==> flow/design.v <==
`timescale 1ns / 1ps
module lcd_controller(
    input clk,
    input rst,
    input en,
    input cmd,
    input [7:0] data,
    output reg [7:4] DB,
    output reg LCD_E,
    output reg LCD_RS,
    output LCD_RW,
    output reg busy
    );
	assign LCD_RW = 0;
  wire buffer_write;
  reg buffer_read;
  reg [7:0] buffer_data;
  reg buffer_cmd;
  wire buffer_full;
  wire buffer_empty;
  reg [8:0] memory [0:31];
  reg [4:0] head, tail;
  always @ (negedge clk, posedge rst)
    if (rst)
      tail <= 0;
    else
      if (buffer_write)
        tail <= tail + 1;
  always @ (posedge clk)
    if (buffer_write)
      memory[tail - 5'd1] <= {cmd, data};
  always @ (negedge clk, posedge rst)
    if (rst)
      head <= 0;
    else
      if (buffer_read)
        head <= head + 1;
  always @ (posedge clk, posedge rst)
    if (rst)
      {buffer_cmd, buffer_data} <= 0;
    else
      if (buffer_read)
        {buffer_cmd, buffer_data} <= memory[head - 5'd1];
  reg [6:0] count;
  always @ (posedge clk, posedge rst)
    if (rst)
      count <= 0;
    else
      case ({buffer_write, buffer_read})
        2'b10: count <= count + 1;
        2'b01: count <= count - 1;
      endcase
  assign buffer_empty = (count == 0) ? 1'b1 : 0;
  assign buffer_full = (count == 7'd31) ? 1'b1 : 0;
  reg [24:0] init_seq_count;
  reg [3:0] init_seq_state;
	reg mode_state;
	parameter INIT_MODE = 1'b0;
	parameter NORMAL_MODE = 1'b1;
  reg [7:0] data_init;
  parameter IDLE = 4'd0;
  parameter FIFTEENMS = 4'd1;
  parameter ONE = 4'd2;
  parameter TWO = 4'd3;
  parameter THREE = 4'd4;
  parameter FOUR = 4'd5;
  parameter FIVE = 4'd6;
  parameter SIX = 4'd7;
  parameter SEVEN = 4'd8;
  parameter EIGHT = 4'd9;
  parameter DONE_POWER_INIT = 4'd10;
  always @ (posedge clk, posedge rst)
    if (rst)
      init_seq_state <= IDLE;
    else
      case (init_seq_state)
        IDLE: init_seq_state <= FIFTEENMS;
        FIFTEENMS:
          if (init_seq_count == (25'd750000 - 25'd1)) init_seq_state <= ONE;
          else init_seq_state <= FIFTEENMS;
        ONE:
          if (init_seq_count == (25'd12 - 25'd1)) init_seq_state <= TWO;
          else init_seq_state <= ONE;
        TWO:
          if (init_seq_count == (25'd205000 - 25'd1)) init_seq_state <= THREE;
          else init_seq_state <= TWO;
        THREE:
          if (init_seq_count == (25'd12 - 25'd1)) init_seq_state <= FOUR;
          else init_seq_state <= THREE;
        FOUR:
          if (init_seq_count == (25'd5000 - 25'd1)) init_seq_state <= FIVE;
          else init_seq_state <= FOUR;
        FIVE:
          if (init_seq_count == (25'd12 - 25'd1)) init_seq_state <= SIX;
          else init_seq_state <= FIVE;
        SIX:
          if (init_seq_count == (25'd2000 - 25'd1)) init_seq_state <= SEVEN;
          else init_seq_state <= SIX;
        SEVEN:
          if (init_seq_count == (25'd12 - 25'd1)) init_seq_state <= EIGHT;
          else init_seq_state <= SEVEN;
        EIGHT:
          if (init_seq_count == (25'd2000 - 25'd1)) init_seq_state <= DONE_POWER_INIT;
          else init_seq_state <= EIGHT;
        default: init_seq_state <= DONE_POWER_INIT;
      endcase
  always @ (posedge clk, posedge rst)
    if (rst)
      init_seq_count <= 0;
    else
      case (init_seq_state)
        FIFTEENMS:
          if (init_seq_count == (25'd750000 - 25'd1)) init_seq_count <= 0;
          else init_seq_count <= init_seq_count + 1;
        ONE, THREE, FIVE, SEVEN:
          if (init_seq_count == (25'd12 - 25'd1)) init_seq_count <= 0;
          else init_seq_count <= init_seq_count + 1;
        TWO:
          if (init_seq_count == (25'd205000 - 25'd1)) init_seq_count <= 0;
          else init_seq_count <= init_seq_count + 1;
        FOUR:
          if (init_seq_count == (25'd5000 - 25'd1)) init_seq_count <= 0;
          else init_seq_count <= init_seq_count + 1;
        SIX, EIGHT:
          if (init_seq_count == (25'd2000 - 25'd1)) init_seq_count <= 0;
          else init_seq_count <= init_seq_count + 1;
      endcase
  reg [3:0] timing_seq_state;
  reg [16:0] timing_count;
  parameter INIT_TIMING = 4'd0;
  parameter HIGH_SETUP = 4'd1;
  parameter HIGH_HOLD = 4'd2;
  parameter ONEUS = 4'd3;
  parameter LOW_SETUP = 4'd4;
  parameter LOW_HOLD = 4'd5;
  parameter FORTYUS = 4'd6;
  parameter CLEAR_HOME_PAUSE = 4'd7;
  parameter DONE_WRITE = 4'd8;
  parameter CLEAR_CMD = 8'h01;
  parameter HOME_CMD = 7'h01;
	reg tx_init;
  always @ (posedge clk, posedge rst)
    if (rst)
      timing_seq_state <= 0;
    else
      case (timing_seq_state)
        INIT_TIMING:
          if (tx_init) timing_seq_state <= HIGH_SETUP;
          else timing_seq_state <= INIT_TIMING;
        HIGH_SETUP:
          if (timing_count == 17'd2 - 17'd1) timing_seq_state <= HIGH_HOLD;
          else timing_seq_state <= HIGH_SETUP;
        HIGH_HOLD:
          if (timing_count == 17'd12 - 17'd1) timing_seq_state <= ONEUS;
          else timing_seq_state <= HIGH_HOLD;
        ONEUS:
          if (timing_count == 17'd50 - 17'd1) timing_seq_state <= LOW_SETUP;
          else timing_seq_state <= ONEUS;
        LOW_SETUP:
          if (timing_count == 17'd2 - 17'd1) timing_seq_state <= LOW_HOLD;
          else timing_seq_state <= LOW_SETUP;
        LOW_HOLD:
          if (timing_count == 17'd12 - 17'd1) timing_seq_state <= FORTYUS;
          else timing_seq_state <= LOW_HOLD;
        FORTYUS:
          if (timing_count == 17'd2000 - 17'd1)
            case (mode_state)
              INIT_MODE:
                if ( (data_init == CLEAR_CMD) || (data_init[7:1] == HOME_CMD) )
                  timing_seq_state <= CLEAR_HOME_PAUSE;
                else
                  timing_seq_state <= DONE_WRITE;
              NORMAL_MODE:
                if ( (buffer_data == CLEAR_CMD ) || (buffer_data[7:1] == HOME_CMD) )
                  timing_seq_state <= CLEAR_HOME_PAUSE;
                else
                  timing_seq_state <= DONE_WRITE;
              default: timing_seq_state <= DONE_WRITE;
            endcase
          else
            timing_seq_state <= FORTYUS;
        CLEAR_HOME_PAUSE:
          if (timing_count == 17'd82000 - 17'd1) timing_seq_state <= DONE_WRITE;
          else timing_seq_state <= CLEAR_HOME_PAUSE;
        DONE_WRITE: timing_seq_state <= INIT_TIMING;
      endcase
  always @ (posedge clk, posedge rst)
    if (rst)
      timing_count <= 0;
    else
      case (timing_seq_state)
        HIGH_SETUP, LOW_SETUP:
          if (timing_count == 17'd2 - 17'd1) timing_count <= 0;
          else timing_count <= timing_count + 1;
        HIGH_HOLD, LOW_HOLD:
          if (timing_count == 17'd12 - 17'd1) timing_count <= 0;
          else timing_count <= timing_count + 1;
        ONEUS:
          if (timing_count == 17'd50 - 17'd1) timing_count <= 0;
          else timing_count <= timing_count + 1;
        FORTYUS:
          if (timing_count == 17'd2000 - 17'd1) timing_count <= 0;
          else timing_count <= timing_count + 1;
        CLEAR_HOME_PAUSE:
          if (timing_count == 17'd82000 - 17'd1) timing_count <= 0;
          else timing_count <= timing_count + 1;
      endcase
  reg [5:0] init_mode_state;
  reg [25:0] main_counter;
  parameter INIT = 6'd0;
  parameter FUNCTION_SET = 6'd1;
  parameter ENTRY_SET = 6'd2;
  parameter SET_DISPLAY = 6'd3;
  parameter CLEAR_DISPLAY = 6'd4;
  parameter SET_ADDR = 6'd5;
  parameter CHAR_L = 6'd6;
  parameter CHAR_C = 6'd7;
  parameter CHAR_D1 = 6'd8;
  parameter CHAR_SPACE = 6'd9;
  parameter CHAR_R = 6'd10;
  parameter CHAR_E = 6'd11;
  parameter CHAR_A = 6'd12;
  parameter CHAR_D2 = 6'd13;
  parameter CHAR_Y = 6'd14;
  parameter ONESEC = 6'd15;
  parameter CLEAR_LCD_READY = 6'd16;
  parameter DONE_INIT_MODE = 6'd17;
  parameter TIMEONESEC = 26'd500000;
  always @ (posedge clk, posedge rst)
    if (rst)
      init_mode_state <= 0;
    else
      case (init_mode_state)
        INIT:
          if (init_seq_state == DONE_POWER_INIT) init_mode_state <= FUNCTION_SET;
          else init_mode_state <= INIT;
        FUNCTION_SET:
          if (timing_seq_state == DONE_WRITE) init_mode_state <= ENTRY_SET;
          else init_mode_state <= FUNCTION_SET;
        ENTRY_SET:
          if (timing_seq_state == DONE_WRITE) init_mode_state <= SET_DISPLAY;
          else init_mode_state <= ENTRY_SET;
        SET_DISPLAY:
          if (timing_seq_state == DONE_WRITE) init_mode_state <= CLEAR_DISPLAY;
          else init_mode_state <= SET_DISPLAY;
        CLEAR_DISPLAY:
          if (timing_seq_state == DONE_WRITE) init_mode_state <= SET_ADDR;
          else init_mode_state <= CLEAR_DISPLAY;
        SET_ADDR:
          if (timing_seq_state == DONE_WRITE) init_mode_state <= CHAR_L;
          else init_mode_state <= SET_ADDR;
        CHAR_L:
          if (timing_seq_state == DONE_WRITE) init_mode_state <= CHAR_C;
          else init_mode_state <= CHAR_L;
        CHAR_C:
          if (timing_seq_state == DONE_WRITE) init_mode_state <= CHAR_D1;
          else init_mode_state <= CHAR_C;
        CHAR_D1:
          if (timing_seq_state == DONE_WRITE) init_mode_state <= CHAR_SPACE;
          else init_mode_state <= CHAR_D1;
        CHAR_SPACE:
          if (timing_seq_state == DONE_WRITE) init_mode_state <= CHAR_R;
          else init_mode_state <= CHAR_SPACE;
        CHAR_R:
          if (timing_seq_state == DONE_WRITE) init_mode_state <= CHAR_E;
          else init_mode_state <= CHAR_R;
        CHAR_E:
          if (timing_seq_state == DONE_WRITE) init_mode_state <= CHAR_A;
          else init_mode_state <= CHAR_E;
        CHAR_A:
          if (timing_seq_state == DONE_WRITE) init_mode_state <= CHAR_D2;
          else init_mode_state <= CHAR_A;
        CHAR_D2:
          if (timing_seq_state == DONE_WRITE) init_mode_state <= CHAR_Y;
          else init_mode_state <= CHAR_D2;
        CHAR_Y:
          if (timing_seq_state == DONE_WRITE) init_mode_state <= ONESEC;
          else init_mode_state <= CHAR_Y;
        ONESEC:
          if (main_counter == TIMEONESEC - 26'd1) init_mode_state <= CLEAR_LCD_READY;
          else init_mode_state <= ONESEC;
        CLEAR_LCD_READY:
          if (timing_seq_state == DONE_WRITE) init_mode_state <= DONE_INIT_MODE;
          else init_mode_state <= CLEAR_LCD_READY;
        default:
          init_mode_state <= DONE_INIT_MODE;
      endcase
  always @ (posedge clk, posedge rst)
    if (rst)
      main_counter <= 0;
    else
      case (init_mode_state)
        ONESEC:
          if (main_counter == TIMEONESEC - 26'd1) main_counter <= 0;
          else main_counter <= main_counter + 1;
        default: main_counter <= 0;
      endcase
	always @ (posedge clk, posedge rst)
		if (rst)
			mode_state <= 0;
		else
			case (mode_state)
				INIT_MODE:
					if (init_mode_state == DONE_INIT_MODE) mode_state <= NORMAL_MODE;
					else mode_state <= INIT_MODE;
				default: mode_state <= NORMAL_MODE;
			endcase
	reg normal_mode_state;
  parameter NORMAL_MODE_IDLE = 1'd0;
  parameter WRITE_DATA = 1'd1;
  always @ (posedge clk, posedge rst)
    if (rst)
      normal_mode_state <= 0;
    else
      case (normal_mode_state)
        NORMAL_MODE_IDLE:
          if (!buffer_empty)
            normal_mode_state <= WRITE_DATA;
          else
            normal_mode_state <= NORMAL_MODE_IDLE;
        WRITE_DATA:
          if (timing_seq_state == DONE_WRITE) normal_mode_state <= NORMAL_MODE_IDLE;
          else normal_mode_state <= WRITE_DATA;
        default: normal_mode_state <= NORMAL_MODE_IDLE;
      endcase
  always @ (*) begin
  	case (mode_state)
  		INIT_MODE:
        case (init_mode_state)
          FUNCTION_SET, ENTRY_SET, SET_DISPLAY, CLEAR_DISPLAY, SET_ADDR,
          CHAR_L, CHAR_C, CHAR_D1, CHAR_SPACE, CHAR_R, CHAR_E, CHAR_A, CHAR_D2,
          CHAR_Y, CLEAR_LCD_READY:
            tx_init <= 1'b1;
          default:
            tx_init <= 0;
        endcase
  		NORMAL_MODE:
  			case (normal_mode_state)
          WRITE_DATA:
  					tx_init <= 1'b1;
  				default:
  					tx_init <= 0;
  			endcase
  	endcase
  end
  always @ (*)
		case (mode_state)
			INIT_MODE:
				case (init_mode_state)
				  CHAR_L, CHAR_C, CHAR_D1, CHAR_SPACE, CHAR_R, CHAR_E, CHAR_A,
				  CHAR_D2, CHAR_Y:
            LCD_RS <= 1'b1;
				  default:
            LCD_RS <= 0;
				endcase
			NORMAL_MODE:
				case (normal_mode_state)
          WRITE_DATA:
            LCD_RS <= ~buffer_cmd;
					default:
            LCD_RS <= 0;
				endcase
		endcase
  always @ (*)
		case (init_mode_state)
		  FUNCTION_SET: data_init <= 8'h28;
		  ENTRY_SET: data_init <= 8'h06;
		  SET_DISPLAY: data_init <= 8'h0D;
		  CLEAR_DISPLAY, CLEAR_LCD_READY: data_init <= 8'h01;
		  SET_ADDR: data_init <= 8'h80;
		  CHAR_L: data_init <= 8'h4C;
		  CHAR_C: data_init <= 8'h43;
		  CHAR_D1: data_init <= 8'h44;
		  CHAR_SPACE: data_init <= 8'h20;
		  CHAR_R: data_init <= 8'h72;
		  CHAR_E: data_init <= 8'h65;
		  CHAR_A: data_init <= 8'h61;
		  CHAR_D2: data_init <= 8'h64;
		  CHAR_Y: data_init <= 8'h79;
		  default: data_init <= 0;
		endcase
  always @ (*)
		case (mode_state)
			INIT_MODE:
				case (init_mode_state)
				  INIT:
            case (init_seq_state)
              ONE, THREE, FIVE:
                DB <= 4'h3;
              SEVEN:
                DB <= 4'h2;
              default: DB <= 0;
            endcase
				  default:
            case (timing_seq_state)
              HIGH_SETUP, HIGH_HOLD: DB <= data_init[7:4];
              LOW_SETUP, LOW_HOLD: DB <= data_init[3:0];
              default: DB <= 0;
            endcase
				endcase
			NORMAL_MODE:
        case (normal_mode_state)
          WRITE_DATA:
            case (timing_seq_state)
              HIGH_SETUP, HIGH_HOLD: DB <= buffer_data[7:4];
              LOW_SETUP, LOW_HOLD: DB <= buffer_data[3:0];
              default: DB <= 0;
            endcase
          default: DB <= 0;
        endcase
		endcase
  always @ (*)
		case (mode_state)
			INIT_MODE:
				case (init_mode_state)
				  INIT:
            case (init_seq_state)
              ONE, THREE, FIVE, SEVEN:
                LCD_E <= 1'b1;
              default: LCD_E <= 0;
            endcase
				  default:
            case (timing_seq_state)
              HIGH_SETUP, LOW_SETUP: LCD_E <= 0;
              HIGH_HOLD, LOW_HOLD: LCD_E <= 1'b1;
              default: LCD_E <= 0;
            endcase
				endcase
			NORMAL_MODE:
				case (timing_seq_state)
					HIGH_SETUP, LOW_SETUP: LCD_E <= 0;
					HIGH_HOLD, LOW_HOLD: LCD_E <= 1'b1;
					default: LCD_E <= 0;
				 endcase
		endcase
  always @ (*)
		case (mode_state)
			INIT_MODE:
				case (init_mode_state)
				  DONE_INIT_MODE: busy <= 1'b0;
				  default: busy <= 1'b1;
				endcase
			NORMAL_MODE:
        if (buffer_full) busy <= 1'b1;
        else busy <= 1'b0;
		endcase
  assign buffer_write = ((en) && (!buffer_full)) ? 1'b1 : 0;
  always @ (posedge clk, posedge rst)
    if (rst)
      buffer_read <= 0;
    else
      case (mode_state)
        NORMAL_MODE:
          case (normal_mode_state)
            NORMAL_MODE_IDLE:
              if (!buffer_empty) buffer_read <= 1'b1;
              else buffer_read <= 0;
            default: buffer_read <= 0;
          endcase
        default:
          buffer_read <= 0;
      endcase
endmodule
`timescale 1ns / 1ps
module snaptest(
  input clk,
  input rst,
  input busy,
  input PS2_CLK,
  input PS2_DATA,
  output reg en,
  output reg cmd,
  output reg [7:0] data,
  output reg [7:0] LED
  );
  reg ps2cf;
  reg ps2df;
  wire en_sr_clk_filter;
  wire en_sr_data_filter;
  wire [7:0] ps2_clk_filter;
  wire [7:0] ps2_data_filter;
  shift_register_8bit S1 (
    .clk(clk),
    .rst(rst),
    .en(en_sr_clk_filter),
    .din(PS2_CLK),
    .sr(ps2_clk_filter)
    );
  shift_register_8bit S2 (
    .clk(clk),
    .rst(rst),
    .en(en_sr_data_filter),
    .din(PS2_DATA),
    .sr(ps2_data_filter)
    );
  assign en_sr_clk_filter = 1'b1;
  always @ (posedge clk, posedge rst)
    if (rst)
      ps2cf <= 1'b1;   
    else
      if (ps2_clk_filter == 8'hff) ps2cf <= 1'b1;
      else if (ps2_clk_filter == 8'h00) ps2cf <= 0;
  assign en_sr_data_filter = 1'b1;
  always @ (posedge clk, posedge rst)
    if (rst)
      ps2df <= 1'b1;   
    else
      if (ps2_data_filter == 8'hff) ps2df <= 1'b1;
      else if (ps2_data_filter == 8'h00) ps2df <= 0;
  wire en_sr_keyval1;
  wire en_sr_keyval2;
  wire en_sr_keyval3;
  wire [10:0] sr_val1;
  wire [10:0] sr_val2;
  wire [10:0] sr_val3;
  reg [7:0] keyval1;
  reg [7:0] keyval2;
  reg [7:0] keyval3;
  shift_register_11bit SE1 (
    .clk(clk),
    .rst(rst),
    .en(en_sr_keyval1),
    .din(ps2df),
    .sr(sr_val1)
    );
  shift_register_11bit SE2 (
    .clk(clk),
    .rst(rst),
    .en(en_sr_keyval2),
    .din(ps2df),
    .sr(sr_val2)
    );
  shift_register_11bit SE3 (
    .clk(clk),
    .rst(rst),
    .en(en_sr_keyval3),
    .din(ps2df),
    .sr(sr_val3)
    );
  reg [4:0] state;
  reg [3:0] bit_count;
  parameter IDLE = 5'd0;
  parameter WTCLKLO1 = 5'd1;
  parameter SHIFT1_IN = 5'd2;
  parameter WTCLKHI1 = 5'd3;
  parameter GETKEY1 = 5'd4;
  parameter WTCLKLO2 = 5'd5;
  parameter SHIFT2_IN = 5'd6;
  parameter WTCLKHI2 = 5'd7;
  parameter GETKEY2 = 5'd8;
  parameter BREAKEY = 5'd9;
  parameter WTCLKLO3 = 5'd10;
  parameter SHIFT3_IN = 5'd11;
  parameter WTCLKHI3 = 5'd12;
  parameter GETKEY3 = 5'd13;
  parameter SENDDATA = 5'd14;
  parameter SENDASCII = 5'd15;
  parameter SENDBACKSPACE = 5'd16;
  parameter SENDARROWKEY = 5'd17;
  parameter SENDCAPSLOCK = 5'd18;
  always @ (posedge clk, posedge rst) begin
    if (rst) begin
      state <= 0;
    end
    else begin
      case (state)
        IDLE:
          if (ps2df) state <= IDLE;
          else state <= WTCLKLO1;
        WTCLKLO1:
          case (ps2cf)
            1'b0: state <= SHIFT1_IN;
            1'b1:
              if (bit_count == 11) state <= GETKEY1;
              else state <= WTCLKLO1;
          endcase
        SHIFT1_IN: state <= WTCLKHI1;
        WTCLKHI1:
          if (ps2cf) state <= WTCLKLO1;
          else state <= WTCLKHI1;
        GETKEY1: state <= WTCLKLO2;
		    WTCLKLO2:
          case (ps2cf)
            1'b0: state <= SHIFT2_IN;
            1'b1:
              if (bit_count == 11) state <= GETKEY2;
              else state <= WTCLKLO2;
          endcase
        SHIFT2_IN: state <= WTCLKHI2;
        WTCLKHI2:
          if (ps2cf) state <= WTCLKLO2;
          else state <= WTCLKHI2;
        GETKEY2: state <= BREAKEY;
        BREAKEY:
          if (keyval2 == 8'hF0)
            state <= WTCLKLO3;
          else if (keyval1 == 8'hE0)
            state <= WTCLKLO1;
          else if ((keyval1 == 8'hF0) && ((keyval2 == 8'h12) || (keyval2 == 8'h59)))  
            state <= IDLE;
          else
            state <= WTCLKLO2;
        WTCLKLO3:
          case (ps2cf)
            1'b0: state <= SHIFT3_IN;
            1'b1:
              if (bit_count == 11) state <= GETKEY3;
              else state <= WTCLKLO3;
          endcase
        SHIFT3_IN: state <= WTCLKHI3;
        WTCLKHI3:
          if (ps2cf) state <= WTCLKLO3;
          else state <= WTCLKHI3;
        GETKEY3: state <= SENDDATA;
		    SENDDATA:
    			case (keyval3)
    				8'h66: state <= SENDBACKSPACE;
    				8'h75, 8'h6B, 8'h72, 8'h74: state <= SENDARROWKEY;
            8'h12, 8'h59: state <= IDLE;  
            8'h58: state <= SENDCAPSLOCK;
    				default: state <= SENDASCII;
    			endcase
        SENDASCII:
          if (keyval1 == 8'h12)
            state <= WTCLKLO2;
          else
            state <= IDLE;
		    SENDARROWKEY, SENDBACKSPACE, SENDCAPSLOCK: state <= IDLE;
		endcase
    end
  end
  always @ (posedge clk, posedge rst) begin
    if (rst) begin
      bit_count <= 0;
    end
    else begin
      case (state)
        WTCLKHI1, WTCLKHI2, WTCLKHI3:
          if (ps2cf) bit_count <= bit_count + 1;
        GETKEY1, GETKEY2, GETKEY3:
          bit_count <= 0;
        default:
          bit_count <= bit_count;
      endcase
    end
  end
  assign en_sr_keyval1 = (state == SHIFT1_IN) ? 1'b1 : 0;
  assign en_sr_keyval2 = (state == SHIFT2_IN) ? 1'b1 : 0;
  assign en_sr_keyval3 = (state == SHIFT3_IN) ? 1'b1 : 0;
  always @ (posedge clk, posedge rst) begin
    if (rst)
      keyval1 <= 0;
    else
      if (state == GETKEY1)
        keyval1 <= sr_val1[9:1];
  end
  always @ (posedge clk, posedge rst) begin
    if (rst)
      keyval2 <= 0;
    else
      if (state == GETKEY2)
        keyval2 <= sr_val2[9:1];
  end
  always @ (posedge clk, posedge rst) begin
    if (rst)
      keyval3 <= 0;
    else
      if (state == GETKEY3)
        keyval3 <= sr_val3[9:1];
  end
	reg data_ready;
	always @ (*)
		if (state == SENDDATA)
			data_ready <= 1'b1;
		else
			data_ready <= 0;
	reg [7:0] ascii;
	reg ascii_read;
	reg backspace_read;
	reg arrowkey_read;
  reg shiftkey_read;
  reg capslock_read;
  always @ (*)
    if (state == SENDCAPSLOCK)
      capslock_read <= 1'b1;
    else
      capslock_read <= 0;
  always @ (*)
    if ((state == SENDASCII) && ((keyval1 == 8'h12) || (keyval1 == 8'h59)))
      shiftkey_read <= 1'b1;
    else
      shiftkey_read <= 0;
  always @ (*)
    if (state == SENDASCII)
      ascii_read <= 1'b1;
    else
      ascii_read <= 0;
  always @ (*)
    if (state == SENDBACKSPACE)
      backspace_read <= 1'b1;
    else
      backspace_read <= 0;
  always @ (*)
    if (state == SENDARROWKEY)
      arrowkey_read <= 1'b1;
    else
      arrowkey_read <= 0;
  parameter caps_small_base = 8'h61;
	parameter caps_large_base = 8'h41;
	reg [7:0] caps_base;
	always @ (posedge clk, posedge rst)
    if (rst)
      caps_base <= caps_small_base;
    else
      if (capslock_read)
        case (caps_base)
          caps_small_base:
            if (keyval3 == 8'h58) caps_base <= caps_large_base;
            else caps_base <= caps_small_base;
          caps_large_base:
            if (keyval3 == 8'h58) caps_base <= caps_small_base;
            else caps_base <= caps_large_base;
        endcase
	always @ (posedge clk, posedge rst) begin
		if (rst) begin
			ascii <= 0;
		end
		else begin
			if (state == SENDASCII) begin
				case (keyval3)
					8'h1C:
            if (shiftkey_read)
              case (caps_base)
                caps_small_base: ascii <= (caps_large_base + 0);
                caps_large_base: ascii <= (caps_small_base + 0);
              endcase
            else
              ascii <= (caps_base + 0);	 
					8'h32:
            if (shiftkey_read)
              case (caps_base)
                caps_small_base: ascii <= (caps_large_base + 1);
                caps_large_base: ascii <= (caps_small_base + 1);
              endcase
            else
              ascii <= (caps_base + 1);	 
					8'h21:
            if (shiftkey_read)
              case (caps_base)
                caps_small_base: ascii <= (caps_large_base + 2);
                caps_large_base: ascii <= (caps_small_base + 2);
              endcase
            else
              ascii <= (caps_base + 2);	 
					8'h23:
            if (shiftkey_read)
              case (caps_base)
                caps_small_base: ascii <= (caps_large_base + 3);
                caps_large_base: ascii <= (caps_small_base + 3);
              endcase
            else
              ascii <= (caps_base + 3);	 
					8'h24:
            if (shiftkey_read)
              case (caps_base)
                caps_small_base: ascii <= (caps_large_base + 4);
                caps_large_base: ascii <= (caps_small_base + 4);
              endcase
            else
              ascii <= (caps_base + 4);	 
					8'h2B:
            if (shiftkey_read)
              case (caps_base)
                caps_small_base: ascii <= (caps_large_base + 5);
                caps_large_base: ascii <= (caps_small_base + 5);
              endcase
            else
              ascii <= (caps_base + 5);	 
					8'h34:
            if (shiftkey_read)
              case (caps_base)
                caps_small_base: ascii <= (caps_large_base + 6);
                caps_large_base: ascii <= (caps_small_base + 6);
              endcase
            else
              ascii <= (caps_base + 6);	 
					8'h33:
            if (shiftkey_read)
              case (caps_base)
                caps_small_base: ascii <= (caps_large_base + 7);
                caps_large_base: ascii <= (caps_small_base + 7);
              endcase
            else
              ascii <= (caps_base + 7);	 
					8'h43:
            if (shiftkey_read)
              case (caps_base)
                caps_small_base: ascii <= (caps_large_base + 8);
                caps_large_base: ascii <= (caps_small_base + 8);
              endcase
            else
              ascii <= (caps_base + 8);	 
					8'h3B:
            if (shiftkey_read)
              case (caps_base)
                caps_small_base: ascii <= (caps_large_base + 9);
                caps_large_base: ascii <= (caps_small_base + 9);
              endcase
            else
              ascii <= (caps_base + 9);	 
					8'h42:
            if (shiftkey_read)
              case (caps_base)
                caps_small_base: ascii <= (caps_large_base + 10);
                caps_large_base: ascii <= (caps_small_base + 10);
              endcase
            else
              ascii <= (caps_base + 10);	 
					8'h4B:
            if (shiftkey_read)
              case (caps_base)
                caps_small_base: ascii <= (caps_large_base + 11);
                caps_large_base: ascii <= (caps_small_base + 11);
              endcase
            else
              ascii <= (caps_base + 11);	 
					8'h3A:
            if (shiftkey_read)
              case (caps_base)
                caps_small_base: ascii <= (caps_large_base + 12);
                caps_large_base: ascii <= (caps_small_base + 12);
              endcase
            else
              ascii <= (caps_base + 12);	 
					8'h31:
            if (shiftkey_read)
              case (caps_base)
                caps_small_base: ascii <= (caps_large_base + 13);
                caps_large_base: ascii <= (caps_small_base + 13);
              endcase
            else
              ascii <= (caps_base + 13);	 
					8'h44:
            if (shiftkey_read)
              case (caps_base)
                caps_small_base: ascii <= (caps_large_base + 14);
                caps_large_base: ascii <= (caps_small_base + 14);
              endcase
            else
              ascii <= (caps_base + 14);	 
					8'h4D:
            if (shiftkey_read)
              case (caps_base)
                caps_small_base: ascii <= (caps_large_base + 15);
                caps_large_base: ascii <= (caps_small_base + 15);
              endcase
            else
              ascii <= (caps_base + 15);	 
					8'h15:
            if (shiftkey_read)
              case (caps_base)
                caps_small_base: ascii <= (caps_large_base + 16);
                caps_large_base: ascii <= (caps_small_base + 16);
              endcase
            else
              ascii <= (caps_base + 16);	 
					8'h2D:
            if (shiftkey_read)
              case (caps_base)
                caps_small_base: ascii <= (caps_large_base + 17);
                caps_large_base: ascii <= (caps_small_base + 17);
              endcase
            else
              ascii <= (caps_base + 17);	 
					8'h1B:
            if (shiftkey_read)
              case (caps_base)
                caps_small_base: ascii <= (caps_large_base + 18);
                caps_large_base: ascii <= (caps_small_base + 18);
              endcase
            else
              ascii <= (caps_base + 18);	 
					8'h2C:
            if (shiftkey_read)
              case (caps_base)
                caps_small_base: ascii <= (caps_large_base + 19);
                caps_large_base: ascii <= (caps_small_base + 19);
              endcase
            else
              ascii <= (caps_base + 19);	 
					8'h3C:
            if (shiftkey_read)
              case (caps_base)
                caps_small_base: ascii <= (caps_large_base + 20);
                caps_large_base: ascii <= (caps_small_base + 20);
              endcase
            else
              ascii <= (caps_base + 20);	 
					8'h2A:
            if (shiftkey_read)
              case (caps_base)
                caps_small_base: ascii <= (caps_large_base + 21);
                caps_large_base: ascii <= (caps_small_base + 21);
              endcase
            else
              ascii <= (caps_base + 21);	 
					8'h1D:
            if (shiftkey_read)
              case (caps_base)
                caps_small_base: ascii <= (caps_large_base + 22);
                caps_large_base: ascii <= (caps_small_base + 22);
              endcase
            else
              ascii <= (caps_base + 22);	 
					8'h22:
            if (shiftkey_read)
              case (caps_base)
                caps_small_base: ascii <= (caps_large_base + 23);
                caps_large_base: ascii <= (caps_small_base + 23);
              endcase
            else
              ascii <= (caps_base + 23);	 
					8'h35:
            if (shiftkey_read)
              case (caps_base)
                caps_small_base: ascii <= (caps_large_base + 24);
                caps_large_base: ascii <= (caps_small_base + 24);
              endcase
            else
              ascii <= (caps_base + 24);	 
					8'h1A:
            if (shiftkey_read)
              case (caps_base)
                caps_small_base: ascii <= (caps_large_base + 25);
                caps_large_base: ascii <= (caps_small_base + 25);
              endcase
            else
              ascii <= (caps_base + 25);	 
					8'h45, 8'h70: ascii <= 8'h30;	 
					8'h16, 8'h69: ascii <= 8'h31;	 
					8'h1E, 8'h72: ascii <= 8'h32;	 
					8'h26, 8'h7A: ascii <= 8'h33;	 
					8'h25, 8'h6B: ascii <= 8'h34;	 
					8'h2E, 8'h73: ascii <= 8'h35;	 
					8'h36, 8'h74: ascii <= 8'h36;	 
					8'h3D, 8'h6C: ascii <= 8'h37;	 
					8'h3E, 8'h75: ascii <= 8'h38;	 
					8'h46, 8'h7D: ascii <= 8'h39;	 
					8'h29: ascii <= 8'h20;
					default: ascii <= 8'h41;
				endcase
			end
		end
	end
	assign caps_lock_make_code = (keyval3 == 8'h58) ? 1'b1 : 0;
  parameter S_IDLE = 5'd0;
  parameter S_2 = 5'd2;
  parameter S_ASCII = 5'd3;
  parameter S_WRASCII1 = 5'd4;
  parameter S_WRASCII2 = 5'd5;
  parameter S_WRASCII3 = 5'd6;
  parameter S_CNT16 = 5'd7;
  parameter S_CNT32 = 5'd8;
  parameter S_BACKSPACE = 5'd9;
  parameter S_MOVEADDRLOWRIGHTA = 5'd10;
  parameter S_MOVEADDRLOWRIGHTB = 5'd11;
  parameter S_MOVEADDRLEFTA = 5'd12;
  parameter S_WRSPACE = 5'd13;
  parameter S_MOVEADDRLEFTB = 5'd14;
  parameter S_ARROWKEY = 5'd15;
  parameter S_MOVEADDRARWUP = 5'd16;
  parameter S_MOVEADDRARWDOWN = 5'd17;
  parameter S_MOVEADDRARWLEFT = 5'd18;
  parameter S_MOVEADDRARWRIGHT = 5'd19;
  reg [4:0] data_controller_state;
  reg [5:0] char_count;
  always @ (posedge clk, posedge rst)
    if (rst)
      data_controller_state <= S_IDLE;
    else
      case(data_controller_state)
        S_IDLE:
    			if (!caps_lock_make_code)
            if (char_count == 6'd32)
              data_controller_state <= S_CNT32;
            else
      				case ({busy, data_ready})
      					2'b10: data_controller_state <= S_IDLE;
      					2'b01: data_controller_state <= S_2;
      					default: data_controller_state <= S_IDLE;
      				endcase
    			else
    				data_controller_state <= S_IDLE;
        S_2:
    			if (backspace_read)
    				data_controller_state <= S_BACKSPACE;
    			else if (ascii_read)
    				data_controller_state <= S_ASCII;
    			else if (arrowkey_read)
    				data_controller_state <= S_ARROWKEY;
        S_ASCII:
          if (char_count == 6'd16)
            data_controller_state <= S_CNT16;
          else
            data_controller_state <= S_WRASCII1;
  		  S_WRASCII1: data_controller_state <= S_WRASCII2;
  		  S_WRASCII2:
    			if (!busy)
    				data_controller_state <= S_WRASCII3;
    			else
    				data_controller_state <= S_WRASCII2;
  		  S_WRASCII3: data_controller_state <= S_IDLE;
  		  S_CNT16: data_controller_state <= S_WRASCII1;
  		  S_CNT32: data_controller_state <= S_IDLE;
  		  S_BACKSPACE:
    			if (char_count == 0)
    				data_controller_state <= S_MOVEADDRLOWRIGHTA;
    			else
    				data_controller_state <= S_MOVEADDRLEFTA;
  		  S_MOVEADDRLEFTA: data_controller_state <= S_WRSPACE;
  		  S_MOVEADDRLOWRIGHTA: data_controller_state <= S_WRSPACE;
  		  S_WRSPACE:
    			if (char_count == 0)
    				data_controller_state <= S_MOVEADDRLOWRIGHTB;
    			else
    				data_controller_state <= S_MOVEADDRLEFTB;
  		  S_MOVEADDRLEFTB: data_controller_state <= S_IDLE;
  		  S_MOVEADDRLOWRIGHTB: data_controller_state <= S_IDLE;
  		  S_ARROWKEY:
          case (keyval3)
            8'h75: data_controller_state <= S_MOVEADDRARWUP;
            8'h72: data_controller_state <= S_MOVEADDRARWDOWN;
            8'h6B: data_controller_state <= S_MOVEADDRARWLEFT;
            8'h74: data_controller_state <= S_MOVEADDRARWRIGHT;
          endcase
        S_MOVEADDRARWUP: data_controller_state <= S_IDLE;
        S_MOVEADDRARWDOWN: data_controller_state <= S_IDLE;
        S_MOVEADDRARWLEFT: data_controller_state <= S_IDLE;
        S_MOVEADDRARWRIGHT: data_controller_state <= S_IDLE;
		endcase
  reg [5:0] char_count_sub;
  reg line_bit;
	always @ (*)
    if (char_count <= 6'd16)
      line_bit <= 0;
    else
      line_bit <= 1'b1;
	always @ (*)
    if (char_count <= 6'd16)
      char_count_sub <= 6'd1;
    else
      char_count_sub <= 6'd17;
  always @ (posedge clk, posedge rst)
    if (rst)
      {cmd,data} <= 0;
    else
  		case (data_controller_state)
  			S_WRASCII3: {cmd,data} <= {1'b0, ascii};
  			S_CNT16: {cmd,data} <= {1'b1, 8'hC0};
  			S_CNT32: {cmd,data} <= {1'b1, 8'h80};
  			S_MOVEADDRLEFTA,
        S_MOVEADDRLEFTB:
          {cmd, data} <= {1'b1, 1'b1, line_bit, char_count[5:0] - char_count_sub};
  			S_WRSPACE: {cmd, data} <= {1'b0, 8'h20};
  			S_MOVEADDRLOWRIGHTA, S_MOVEADDRLOWRIGHTB:
  				{cmd, data} <= {1'b1, 8'hCF};
        S_MOVEADDRARWUP, S_MOVEADDRARWDOWN:
          if (line_bit)
            {cmd, data} <= {1'b1, 1'b1, ~line_bit, char_count[5:0] - char_count_sub + 6'd1};
          else
            {cmd, data} <= {1'b1, 1'b1, ~line_bit, char_count[5:0]};
        S_MOVEADDRARWLEFT:
          if (char_count == 6'd16)
            {cmd, data} <= {1'b1, 8'h8F};
          else if (char_count == 6'd0)
            {cmd, data} <= {1'b1, 8'hCF};
          else
            {cmd, data} <= {1'b1, 1'b1, line_bit, char_count[5:0] - char_count_sub};
        S_MOVEADDRARWRIGHT:
          if (char_count == 6'd15)
            {cmd, data} <= {1'b1, 8'hC0};
          else if (char_count == 6'd31)
            {cmd, data} <= {1'b1, 8'h80};
          else
            {cmd, data} <= {1'b1, 1'b1, line_bit, char_count[5:0] - char_count_sub + 6'd2};
  		endcase
  always @ (posedge clk)
    if (rst)
      en <= 0;
    else
  		case (data_controller_state)
  			S_WRASCII3,
        S_CNT16,
        S_CNT32,
        S_MOVEADDRLEFTA,
        S_MOVEADDRLEFTB,
  			S_WRSPACE,
        S_MOVEADDRLOWRIGHTA,
        S_MOVEADDRLOWRIGHTB,
        S_MOVEADDRARWUP,
        S_MOVEADDRARWDOWN,
        S_MOVEADDRARWLEFT,
        S_MOVEADDRARWRIGHT:
  				en <= 1'b1;
  			default:
  				en <= 0;
		  endcase
	always @ (posedge clk, posedge rst) begin
		if (rst)
			char_count <= 0;
		else
			case (data_controller_state)
				S_WRASCII3: char_count <= char_count + 1;
				S_CNT32: char_count <= 0;
				S_MOVEADDRLEFTB: char_count <= char_count - 1;
        S_MOVEADDRLOWRIGHTB: char_count <= 6'd31;
        S_MOVEADDRARWUP,
        S_MOVEADDRARWDOWN:
          if (char_count > 16)
            char_count <= char_count - 6'd16;
          else
            char_count <= char_count + 6'd16;
        S_MOVEADDRARWLEFT:
          if (char_count == 6'd0)
            char_count <= 6'd31;
          else
            char_count <= char_count - 1;
        S_MOVEADDRARWRIGHT:
          if (char_count == 6'd31)
            char_count <= 0;
          else
            char_count <= char_count + 1;
			endcase
	end
	always @ (posedge clk, posedge rst) begin
    if (rst)
      LED <= 0;
    else
		  LED <= keyval1;
  end
endmodule
module shift_register_11bit(
  input clk,
  input rst,
  input en,
  input din,
  output reg [10:0] sr
  );
  always @ (posedge clk, posedge rst)
    if (rst)
      sr <= 0;
    else
      if (en)
        sr <= {din, sr[10:1]};
endmodule
module shift_register_8bit(
  input clk,
  input rst,
  input en,
  input din,
  output reg [7:0] sr
  );
  always @ (posedge clk, posedge rst)
    if (rst)
      sr <= 8'hff;
    else
      if (en)
        sr <= {din, sr[7:1]};
endmodule
`timescale 1ns / 1ps
module lcd_top(
  input clk,
  input rst,
  input PS2_CLK,
  input PS2_DATA,
  output [7:4] DB,
  output LCD_E,
  output LCD_RS,
  output LCD_RW,
  output [7:0] LED
  );
  wire busy;
  wire cmd;
  wire en;
  wire [7:0] data;
  snaptest LD1 (
    .clk(clk),
    .rst(rst),
    .busy(busy),
	 .PS2_CLK(PS2_CLK),
	 .PS2_DATA(PS2_DATA),
    .cmd(cmd),
    .en(en),
    .data(data),
	 .LED(LED)
    );
  lcd_controller LC1 (
    .clk(clk),
    .rst(rst),
    .en(en),
    .cmd(cmd),
    .data(data),
    .DB(DB),
    .LCD_E(LCD_E),
    .LCD_RS(LCD_RS),
    .LCD_RW(LCD_RW),
    .busy(busy)
    );
endmodule
### From RTL to reports: lcd_top

Tool output for the design above, in the order of the flow.
Lines are those of the file above, counted from 1.
Operators: Yosys type, input widths -> output width; for muxes data width and select width s.
Cell names lack the library's common part.
A cell with - has no value.

| design | value |
|---|---|
| top | lcd_top |
| clock port | clk |
| standard-cell library | sky130hd |
| corner | tt_025C_1v80 |

### Word level

Yosys after proc, flatten, opt, wreduce and memory -nomap, before mapping. Memory bits, and registers merged into a memory's read port (data or address), are not among the register bits. Print and check cells are not counted.
Memory sizes are those after Yosys's memory passes, which may raise the word count (mostly to a power of two), join words into wider ones and drop unused or constant bits.

| bit counts | value |
|---|---|
| flip-flop bits (word level) | 230 |
| output and inout bits | 15 |
| bits of input ports | 4 |
| word width x clocked read ports | 10 |
| elaborated cells | 535 |
| memory cells | 5 |
| bits in writable memories | 288 |
| bits in read-only memories | 336 |
| latch bits | 0 |

| cells by class | value |
|---|---|
| shift-type cells | 0 |
| $add $sub $neg | 42 |
| $lt $le $gt $ge | 2 |
| reduce/logical cells | 64 |
| multipliers | 0 |
| multiplexer cells | 201 |
| divide/modulo/power cells | 0 |
| bitwise logic cells | 4 |
| equality and inequality tests | 186 |

Memory list:

| memory | depth | bits a word | rd ports | write ports | line | RTL |
|---|---|---|---|---|---|---|
| LC1.memory | 32 | 9 | 1 | 1 | 21 | `reg [8:0] memory [0:31];` |
| (name not given) | 32 | 8 | 1 | 0 | 365 | `case (init_mode_state)` |
| (name not given) | 32 | 1 | 1 | 0 | 329 | `case (init_mode_state)` |
| (name not given) | 32 | 1 | 1 | 0 | 1091 | `case (data_controller_state)` |
| (name not given) | 16 | 1 | 1 | 0 | 349 | `case (init_mode_state)` |

Operators by type and width:

| cell | number |
|---|---|
| $pmux 8 s2 | 27 |
| $pmux 8 s37 | 1 |
| $mux 8 | 29 |
| $eq 8x7->1 const B | 24 |
| $eq 8x6->1 const B | 23 |
| $pmux 25 s5 | 1 |
| $mux 25 | 5 |
| $ne 4x2->1 const B | 26 |
| $pmux 6 s17 | 1 |
| $pmux 5 s17 | 1 |
| $pmux 17 s5 | 1 |
| $mux 17 | 5 |
| $eq 5x4->1 const B | 16 |
| $add 8x5->8 const B | 10 |
| $eq 8x5->1 const B | 10 |
| $pmux 8 s9 | 1 |
| $add 8x4->8 const B | 8 |
| $pmux 5 s11 | 1 |
| $eq 6x4->1 const B | 9 |
| $mux 26 | 2 |
| $mux 1 | 51 |
| $mux 5 | 10 |
| $reduce_or 2->1 | 21 |
| $pmux 6 s7 | 1 |
| $eq 5x3->1 const B | 8 |
| $eq 8x8->1 const B | 5 |
| $pmux 4 s10 | 1 |
| $mux 4 | 10 |

Other operator kinds: 85; their cells: 191.

### Longest topological paths

Depth = most cells in a row (Yosys ltp): at word level without a register or memory, in the mapped netlist without a sequential cell, where the memories' decode and read muxes count.

| depth | value |
|---|---|
| word-level depth | 9 |
| ABC_AREA | 1 |
| mapped depth | 17 |

### Netlist

Yosys stat after the flow's synthesis: flattened, memories mapped to cells. It holds for the ABC_AREA given above (unset counts as 0); a run with the other value may have another netlist.
The area totals of this step are shown rounded.

Cell types:

| cell | number |
|---|---|
| edfxtp_1 | 288 |
| dfrtp_1 | 221 |
| nand2_1 | 539 |
| nor2_1 | 438 |
| o21ai_0 | 259 |
| inv_1 | 273 |
| nand3_1 | 164 |
| dfstp_2 | 22 |
| nand4_1 | 75 |
| ha_1 | 35 |
| xor2_1 | 48 |
| o211ai_1 | 55 |
| a21oi_1 | 71 |
| nor3_1 | 59 |
| o221ai_1 | 32 |
| dfrtn_1 | 10 |
| nor4_1 | 33 |
| clkbuf_1 | 49 |

Other cell types: 46; their cells: 229.

| synthesis totals | value |
|---|---|
| cell area after synthesis | 26500 sq um |
| cells in the netlist | 2900 |
| mapped flip-flops | 542 |

==> results <==
Measured data: module lcd_top, platform sky130hd, 3 stored runs of the flow under differing settings, order arbitrary. Input and output delays are each 20% of the period that was set; the output load is 0.01 pF.
"power consumption" rests on the timing tool's default activity at the inputs, not on a simulated workload.
The results are shown rounded.

#### Flow run A

| setting | value |
|---|---|
| ABC_AREA | `1` |
| CORE_ASPECT_RATIO | `1.76` |
| CORE_UTILIZATION | `40` |
| GPL_TIMING_DRIVEN | `1` |
| MAX_ROUTING_LAYER | `met4` |
| MIN_ROUTING_LAYER | `met2` |
| PLACE_DENSITY_LB_ADDON | `0.06` |
| SLEW_MARGIN | `25` |
| TNS_END_PERCENT | `65` |
| period_ns | `16.1` |
| CAP_MARGIN | `20` |
| CORE_MARGIN | `2` |

| result | value |
|---|---|
| netlist area reported by Yosys | 26500 sq um |
| die size | 68500 sq um |
| area of the standard cells in the finished layout | 29200 sq um |
| utilization after layout | 44.4% |
| smallest setup slack | 4300 ps |
| power consumption | 0.00277 W |

#### Flow run B

| setting | value |
|---|---|
| ABC_AREA | `1` |
| CORE_UTILIZATION | `30` |
| GPL_TIMING_DRIVEN | `1` |
| SETUP_SLACK_MARGIN | `0.71` |
| period_ns | `10.1` |
| CAP_MARGIN | `20` |
| CORE_MARGIN | `2` |
| SLEW_MARGIN | `20` |

| result | value |
|---|---|
| netlist area reported by Yosys | 26500 sq um |
| die size | 90900 sq um |
| area of the standard cells in the finished layout | 29800 sq um |
| utilization after layout | 33.8% |
| smallest setup slack | 1450 ps |
| power consumption | 0.00457 W |

#### Flow run C

| setting | value |
|---|---|
| ABC_AREA | `1` |
| CORE_ASPECT_RATIO | `1.76` |
| CORE_UTILIZATION | `40` |
| GPL_TIMING_DRIVEN | `0` |
| MAX_ROUTING_LAYER | `met4` |
| MIN_ROUTING_LAYER | `met2` |
| PLACE_DENSITY_LB_ADDON | `0.06` |
| SLEW_MARGIN | `25` |
| TNS_END_PERCENT | `65` |
| period_ns | `15.3` |
| CAP_MARGIN | `20` |
| CORE_MARGIN | `2` |

| result | value |
|---|---|
| netlist area reported by Yosys | 26500 sq um |
| die size | 68500 sq um |
| area of the standard cells in the finished layout | 29900 sq um |
| utilization after layout | 45.4% |
| smallest setup slack | 3110 ps |
| power consumption | 0.00295 W |
